==> flow/design.v <==
module DCT(input clk,
           input signed[11:0]a0,a1,a2,a3,a4,a5,a6,a7,
           output reg signed[11:0]b0,b1,b2,b3,b4,b5,b6,b7);
  wire [11:0] c1 = 12'b011111011000;
  wire [11:0] c2 = 12'b011101100100;
  wire [11:0] c3 = 12'b011010100110;
  wire [11:0] c4 = 12'b010110101000;
  wire [11:0] c5 = 12'b010001110001;
  wire [11:0] c6 = 12'b001100001111;
  wire [11:0] c7 = 12'b000110001111;
  wire signed [11:0] f07,f0_7,f16,f1_6,f25,f2_5,f34,f3_4;
  wire signed [11:0] f0734,f07_34,f1625,f16_25;
  wire signed [11:0] sum,diff;
  wire signed [11:0] x0,x1,x2,x3,x4,x5,x6,x7;
  wire signed[23:0]m8,m9,m10,m11,m12,m13,m14,m15,m16,m17,m18,m19,m20,m21,m22,m23,m24,m25,m26,m27;
  wire signed [23:0] m0,m1,m2,m3,m4,m5,m6,m7;
  reg [11:0] r0[7:0],r1[7:0],r2[7:0],r3[7:0],r4[7:0],r5[7:0],r6[7:0],r7 [7:0];
  wire [2:0] count = 0;
  add_sub B1(f07,f0_7,a0,a7);
  add_sub B2(f16,f1_6,a1,a6);
  add_sub B3(f25,f2_5,a2,a5);
  add_sub B4(f34,f3_4,a3,a4);
  add_sub B5(f0734,f07_34,f07,f34);
  add_sub B6(f1625,f16_25,f16,f25);
  add_sub B7(sum,diff,f0734,f1625);
  multiplier M1(m0,sum,c4);
  multiplier M2(m4,diff,c4);
  multiplier M3(m8,f07_34,c2);
  multiplier M4(m9,f16_25,c6);
  assign m2 = m8+m9;
  multiplier M5(m10,f07_34,c6);
  multiplier M6(m11,f16_25,c2);
  assign m6 = m10-m11;
  multiplier M7(m12,f0_7,c1);
  multiplier M8(m13,f0_7,c3);
  multiplier M9(m14,f0_7,c5);
  multiplier M10(m15,f0_7,c7);
  multiplier M11(m16,f1_6,c1);
  multiplier M12(m17,f1_6,c3);
  multiplier M13(m18,f1_6,c5);
  multiplier M14(m19,f1_6,c7);
  multiplier M15(m20,f2_5,c1);
  multiplier M16(m21,f2_5,c3);
  multiplier M17(m22,f2_5,c5);
  multiplier M18(m23,f2_5,c7);
  multiplier M19(m24,f3_4,c1);
  multiplier M20(m25,f3_4,c3);
  multiplier M21(m26,f3_4,c5);
  multiplier M22(m27,f3_4,c7);
  assign m1 = m12+m17+m22+m27;
  assign m3 = m13-m19-m20-m26;
  assign m5 = m14-m16+m23+m25;
  assign m7 = m15-m18+m21-m24;
  assign x0 = m0>>12;
  assign x1 = m1>>12;
  assign x2 = m2>>12;
  assign x3 = m3>>12;  
  assign x4 = m4>>12;
  assign x5 = m5>>12;
  assign x6 = m6>>12;
  assign x7 = m7>>12;
  always @(posedge clk)begin
    {b0,b1,b2,b3,b4,b5,b6,b7} <= {x0,x1,x2,x3,x4,x5,x6,x7};
  end
endmodule
module add_sub(
  output reg [11:0] sum,diff,                                           
  input [11:0] x,y                                                      
    );
always @(x or y)
begin
  sum=x+y;
  diff=x-y;
end
endmodule
module multiplier(
  output reg [23:0]out,
  input signed[11:0] x,y
);
  always @(x,y)begin
    out = x*y;
  end
endmodule
module block_mem(input clk,reset,wr,
		 input [11:0] in1,in2,in3,in4,in5,in6,in7,in8,
                 output reg [11:0] out0,out1,out2,out3,out4,out5,out6,out7
		);
  reg [11:0] mem_block[63:0];
reg [2:0] x,y;
  always@(posedge clk)
begin
	if(reset)
	begin
		x=0;
		y=0;
	end
	else if(wr==1)
	begin
      mem_block[(x*8)+0]<= in1;
      mem_block[(x*8)+1]<= in2;
      mem_block[(x*8)+2]<= in3;
      mem_block[(x*8)+3]<= in4;
      mem_block[(x*8)+4]<= in5;
      mem_block[(x*8)+5]<= in6;
      mem_block[(x*8)+6]<= in7;
      mem_block[(x*8)+7]<= in8;
		x<=x+1;
	end
  else if(wr==1'b0)
	begin
		out0 <=mem_block[y];
      out1 <=mem_block[8+y];
      out2 <=mem_block[16+y];
      out3 <=mem_block[24+y];
      out4 <=mem_block[32+y];
      out5 <=mem_block[40+y];
      out6 <=mem_block[48+y];
      out7 <=mem_block[56+y];
		y<= y+1;
	end
end
endmodule
module Full_DCT(input clk,wr_1,wr_2,reset,
           input [11:0]a0,a1,a2,a3,a4,a5,a6,a7,
           output signed[11:0]b0,b1,b2,b3,b4,b5,b6,b7);
  wire [11:0] r0,r1,r2,r3,r4,r5,r6,r7;
  DCT uut(clk,a0,a1,a2,a3,a4,a5,a6,a7,r0,r1,r2,r3,r4,r5,r6,r7);
  reg [11:0] R0,R1,R2,R3,R4,R5,R6,R7;
  wire [11:0] m10,m11,m12,m13,m14,m15,m16,m17;
  wire [11:0] m20,m21,m22,m23,m24,m25,m26,m27;
  reg dwr_1,dwr_2;
  always @(posedge clk)begin
    dwr_1 <= wr_1;
  end
  block_mem M1(clk,reset,dwr_1,
               r0,r1,r2,r3,r4,r5,r6,r7,
		       m10,m11,m12,m13,m14,m15,m16,m17
		      );
  always @(*) begin
    case(dwr_1)
      1'b0 : begin
            R0 = m10;
            R1 = m11;
            R2 = m12;
            R3 = m13;
            R4 = m14;
            R5 = m15;
            R6 = m16;
            R7 = m17;
      end
      default :begin
            R0 = 0;
            R1 = 0;
            R2 = 0;
            R3 = 0;
            R4 = 0;
            R5 = 0;
            R6 = 0;
            R7 = 0;
      end
      endcase
  end
  DCT uut1(clk,R0,R1,R2,R3,R4,R5,R6,R7,b0,b1,b2,b3,b4,b5,b6,b7);
endmodule
---- From RTL to reports: Full_DCT ----
The steps from the RTL of Full_DCT to its reports follow in flow order.
Lines are those of the file above, counted from 1.
Library cell names are shortened.
The mark -- stands for no value.
set-up
  top ..................................... Full_DCT
  clock input ............................. clk
  cell library ............................ sky130hd
  corner .................................. tt_025C_1v80

---- After elaboration ----
Yosys after proc, flatten, opt, wreduce and memory -nomap, before mapping. Enables and synchronous resets that opt folds into registers are not counted as muxes. Memory bits, and registers merged into a memory's read port (data or address), are not among the register bits. Print and check cells are not counted. Equal cells are merged and count once.
Yosys's memory passes give these memory sizes; they may raise the number of words (mostly to a power of two), join words into wider ones and drop unused or constant bits.
operators by class
  reduce/logical cells .................... 1
  bitwise operators ....................... 2
  add/sub/neg operators ................... 72
  muxes and demuxes ....................... 42
  multipliers ............................. 44
operator list
  kind                                          number
  multiplier 12 x 11 -> 23 bit with constant B  12
  multiplier 12 x 10 -> 22 bit with constant B  12
  multiplier 12 x 12 -> 24 bit with constant B  8
  multiplier 12 x 9 -> 21 bit with constant B   12
  adder 24 bit                                  14
  subtractor 24 bit                             14
  two-way mux 12 bit                            24
  adder 12 bit                                  14
  subtractor 12 bit                             14
  two-way mux 6 bit                             16
  adder 6 x 3 -> 6 bit with constant A          4
  adder 6 x 3 -> 6 bit with constant B          4
  adder 5 x 3 -> 6 bit with constant A          2
  adder 6 x 2 -> 6 bit with constant B          2
  adder 3 x 1 -> 3 bit with constant B          2
  adder 6 x 1 -> 6 bit with constant B          1
  adder 4 x 3 -> 5 bit with constant A          1
  inverter 1 bit                                2
  AND reduction 2 bit                           1
  two-way mux 1 bit                             2
storage and ports
  memories kept ........................... 1
  flip-flop bits (word level) ............. 199
  word width x clocked read ports ......... 96
  input bits .............................. 100
  memory bits (writable) .................. 768
memory list
  memory        words  bits a word  read ports  wr ports  RTL line  text
  M1.mem_block  64     12           8           8         88        reg [11:0] mem_block[63:0];

---- Logic depth ----
Depth = most cells in a row (Yosys ltp): at word level without a register or memory, in the mapped netlist without a sequential cell, where the memories' decode and read muxes count.
depth
  depth after elaboration ................. 6
  ABC_AREA ................................ 0
  depth in mapped cells ................... 51
  depth with buffers taken out ............ 50

---- After synthesis ----
The flow's flattened synthesis, as Yosys stat reports it; memories are mapped. The netlist is that of the ABC_AREA named above (0 if unset); the other value can give another one.
cell types
  cell      number  area in all (um2)
  fa_1      2,126   4.26E+04
  ha_1      2,846   3.56E+04
  edfxtp_1  864     2.59E+04
  inv_1     3,765   1.41E+04
  xnor2_1   941     8.24E+03
  mux4_2    192     4.32E+03
  dfxtp_1   199     3.98E+03
  a21oi_1   604     3.02E+03
  xor2_1    304     2.66E+03
  nor2_1    642     2.41E+03
  o21ai_0   362     1.81E+03
  nand2_1   326     1.22E+03
  o21bai_1  159     1.19E+03
  a21o_1    157     1,178.63
  mux2_2    104     1.17E+03
  nor2b_1   182     1.14E+03
  nand2b_1  165     1,032.24
  nor3_1    202     1,010.97
Other cell types: 76; their cells: 1138.
synthesis totals
  chip area (Yosys) ....................... 0.1609756 mm2
  flip-flops .............................. 1,063
  sequential area ......................... 0.0299287 mm2
  cells in the netlist .................... 15,278
  buffers ................................. 114
The figures by module come from a second, unflattened synthesis with its own total; it is not the netlist above.
unflattened totals
  cell total of the unflattened synthesis .. 33,684
  area total of the unflattened synthesis .. 0.3115338 mm2
Each row is one instance without its submodules.
by module
  module      area (mm2)  seq. area (mm2)  instances  cells
  multiplier  0.0054277   0                44         620
  block_mem   0.0320157   0.026065         1          1,245
  DCT         0.0120128   0.0019218        2          1,385
  add_sub     0.0011411   0                14         163
  Full_DCT    0.0006982   0.00002          1          107

---- Worst setup path after synthesis ----
Path of least setup slack by OpenSTA after synthesis, without wires, with an ideal clock, recovery checks aside; 20% of the period is set as input and as output delay. Where synthesis merged equal registers, the netlist keeps one of their names.
path after synthesis
  path kind ............................... input to register
  start ................................... input a6[2]
  end ..................................... register uut.b3[11]
  setup slack ............................. 0.402 ns
  external input delay .................... 3.000 ns
  data required time ...................... 14.879 ns
  delay of the path ....................... 11.599 ns
  time at the first pin ................... 3.000 ns
  stages on the path ...................... 47
  setup time .............................. 0.121 ns
  arrival time ............................ 14.478 ns
  clock period ............................ 15.0 ns
  synthesis period reached ................ 14.598 ns
"delay of the path" = arrival - input delay + setup time.
"stages on the path": output pins that drive a net of the path, with the launching flip-flop's if there is one; two outputs of one cell count as two.
"synthesis period reached" = period - worst setup slack (recovery checks aside). The figure is calculated, with input and output delays left at 20% of the set period.
Between the ends stands the longest chain of elaborated cells between them, by number of cells; it is not shown to be the way that was timed. Of several equally long chains one is given.
A line is the first line of the expression or statement that the cell stems from. Yosys adds cells for indexed reads and writes and turns some case tables into memories.
between the ends, after synthesis
  cell sequence ........................... inv_1 ha_1 buf_2 o21a_1 o31a_1 or4_1 a311o_1 a21oi_1 o21bai_1 xnor2_1 inv_1 buf_2 buf_1 ha_1 inv_1 ha_1 inv_1 ha_1 [... 11 more ...] ha_1 inv_1 fa_1 fa_1 inv_1 fa_1 fa_1 inv_1 fa_1 ha_1 a21oi_1 inv_1 a31oi_1 a21oi_1 a211oi_1 xnor2_1 xnor2_1 xnor2_1
  length of the longest elaborated chain .. 5
ends and longest elaborated chain, after synthesis
  what                          RTL line  text
  from (decl)                   124       input [11:0]a0,a1,a2,a3,a4,a5,a6,a7,
  subtractor 12 bit             73        diff=x-y;
  multiplier 12 x 10 -> 22 bit  81        out = x*y;
  subtractor 24 bit x3          51        assign m3 = m13-m19-m20-m26;
  to (decl)                     3         output reg signed[11:0]b0,b1,b2,b3,b4,b5,b6,b7);

---- Worst path after layout ----
From the final timing report of run 1: the path of least setup slack in the routed layout; clock arrival at registers is part of the times.
path after layout
  path kind ............................... input to register
  start ................................... input a5[0]
  end ..................................... register uut.b5[11]
  arrival time ............................ 14.88 ns
  time at the first pin ................... 3.00 ns
  stages on the path ...................... 45
  data required time ...................... 15.60 ns
  clock period ............................ 15.0 ns
  setup time .............................. 0.12 ns
  external input delay .................... 3.00 ns
  setup slack ............................. 0.72 ns
Between the ends stands the longest chain of elaborated cells between them, by number of cells; it is not shown to be the way that was timed. Of several equally long chains one is given.
between the ends, after layout
  cell sequence ........................... clkdlybuf4s50_1 ha_1 inv_1 fa_1 a21o_1 a21oi_1 o21bai_1 a21oi_1 o21bai_1 a21oi_1 nand3b_1 nand3_1 buf_4 ha_1 inv_1 xnor2_1 ha_1 inv_1 [... 9 more ...] a21o_1 nor2b_1 xnor2_1 fa_1 ha_1 inv_1 fa_1 inv_1 fa_1 fa_1 ha_1 or3_1 o2111a_1 o41ai_1 nor2_1 a2111oi_0 xnor2_1 xnor3_1
  length of the longest elaborated chain .. 4
ends and longest elaborated chain, after layout
  what                          RTL line  text
  from (decl)                   124       input [11:0]a0,a1,a2,a3,a4,a5,a6,a7,
  subtractor 12 bit             73        diff=x-y;
  multiplier 12 x 10 -> 22 bit  81        out = x*y;
  adder 24 bit x2               52        assign m5 = m14-m16+m23+m25;
  to (decl)                     3         output reg signed[11:0]b0,b1,b2,b3,b4,b5,b6,b7);

--- measured runs ---
Stored flow runs of Full_DCT (4 of them; Yosys, OpenROAD, sky130hd). They differ in their settings and are not a sequence. Constraints: input delay and output delay 20% of the set period each, output load 0.01 pF.
By "achieved clock period" is meant the clock period of the run minus its worst setup slack. This is arithmetic on one report: input and output delays are still those of the set period (20% each).
"time used up by the worst setup path" is the time allowed to the run's worst setup path (the clock period less input and output delay, where it has them) less its slack. Clock arrival times count: a late capture clock shortens it, a late launch clock lengthens it.

---- run 1 ----
settings
  CTS_CLUSTER_DIAMETER = 270
  MAX_ROUTING_LAYER = met4
  period_ns = 15.0
  CAP_MARGIN = 20
  CORE_MARGIN = 2
  CORE_UTILIZATION = 40
  SLEW_MARGIN = 20
results
  post-synthesis cell area ................ 0.1609756 mm2
  die area ................................ 0.407529 mm2
  standard-cell area after routing ........ 0.175685 mm2
  final utilization ....................... 43.9 %
  lowest setup slack ...................... 0.720 ns
  achieved clock period ................... 14.280 ns
  time used up by the worst setup path .... 11.28 ns
  kind of the worst setup path ............ input to register

---- run 2 ----
settings
  CELL_PAD_IN_SITES_DETAIL_PLACEMENT = 1
  CORE_MARGIN = 7
  CORE_UTILIZATION = 67
  CTS_CLUSTER_DIAMETER = 270
  GPL_ROUTABILITY_DRIVEN = 1
  GPL_TIMING_DRIVEN = 0
  MAX_ROUTING_LAYER = met4
  PLACE_DENSITY = 0.63
  SETUP_SLACK_MARGIN = 1.51
  SLEW_MARGIN = 30
  TNS_END_PERCENT = 40
  period_ns = 8.19
  CAP_MARGIN = 20
results
  not finished: placement ended with error DPL-0033

---- run 3 ----
settings
  CELL_PAD_IN_SITES_GLOBAL_PLACEMENT = 3
  CORE_UTILIZATION = 53
  GPL_TIMING_DRIVEN = 0
  MAX_ROUTING_LAYER = met5
  MIN_ROUTING_LAYER = met2
  PLACE_DENSITY_LB_ADDON = 0.11
  period_ns = 13.8
  CAP_MARGIN = 20
  CORE_MARGIN = 2
  SLEW_MARGIN = 20
results
  not finished: placement ended with error FLW-0024

---- run 4 ----
settings
  ABC_AREA = 1
  CAP_MARGIN = 10
  CORE_ASPECT_RATIO = 1.3
  CORE_MARGIN = 5
  CORE_UTILIZATION = 69
  CTS_CLUSTER_DIAMETER = 330
  CTS_CLUSTER_SIZE = 11
  GPL_TIMING_DRIVEN = 0
  MAX_ROUTING_LAYER = met5
  MIN_ROUTING_LAYER = met2
  SLEW_MARGIN = 25
  period_ns = 16.5
results
  not finished: routing ended with error GRT-0116
--- end ---
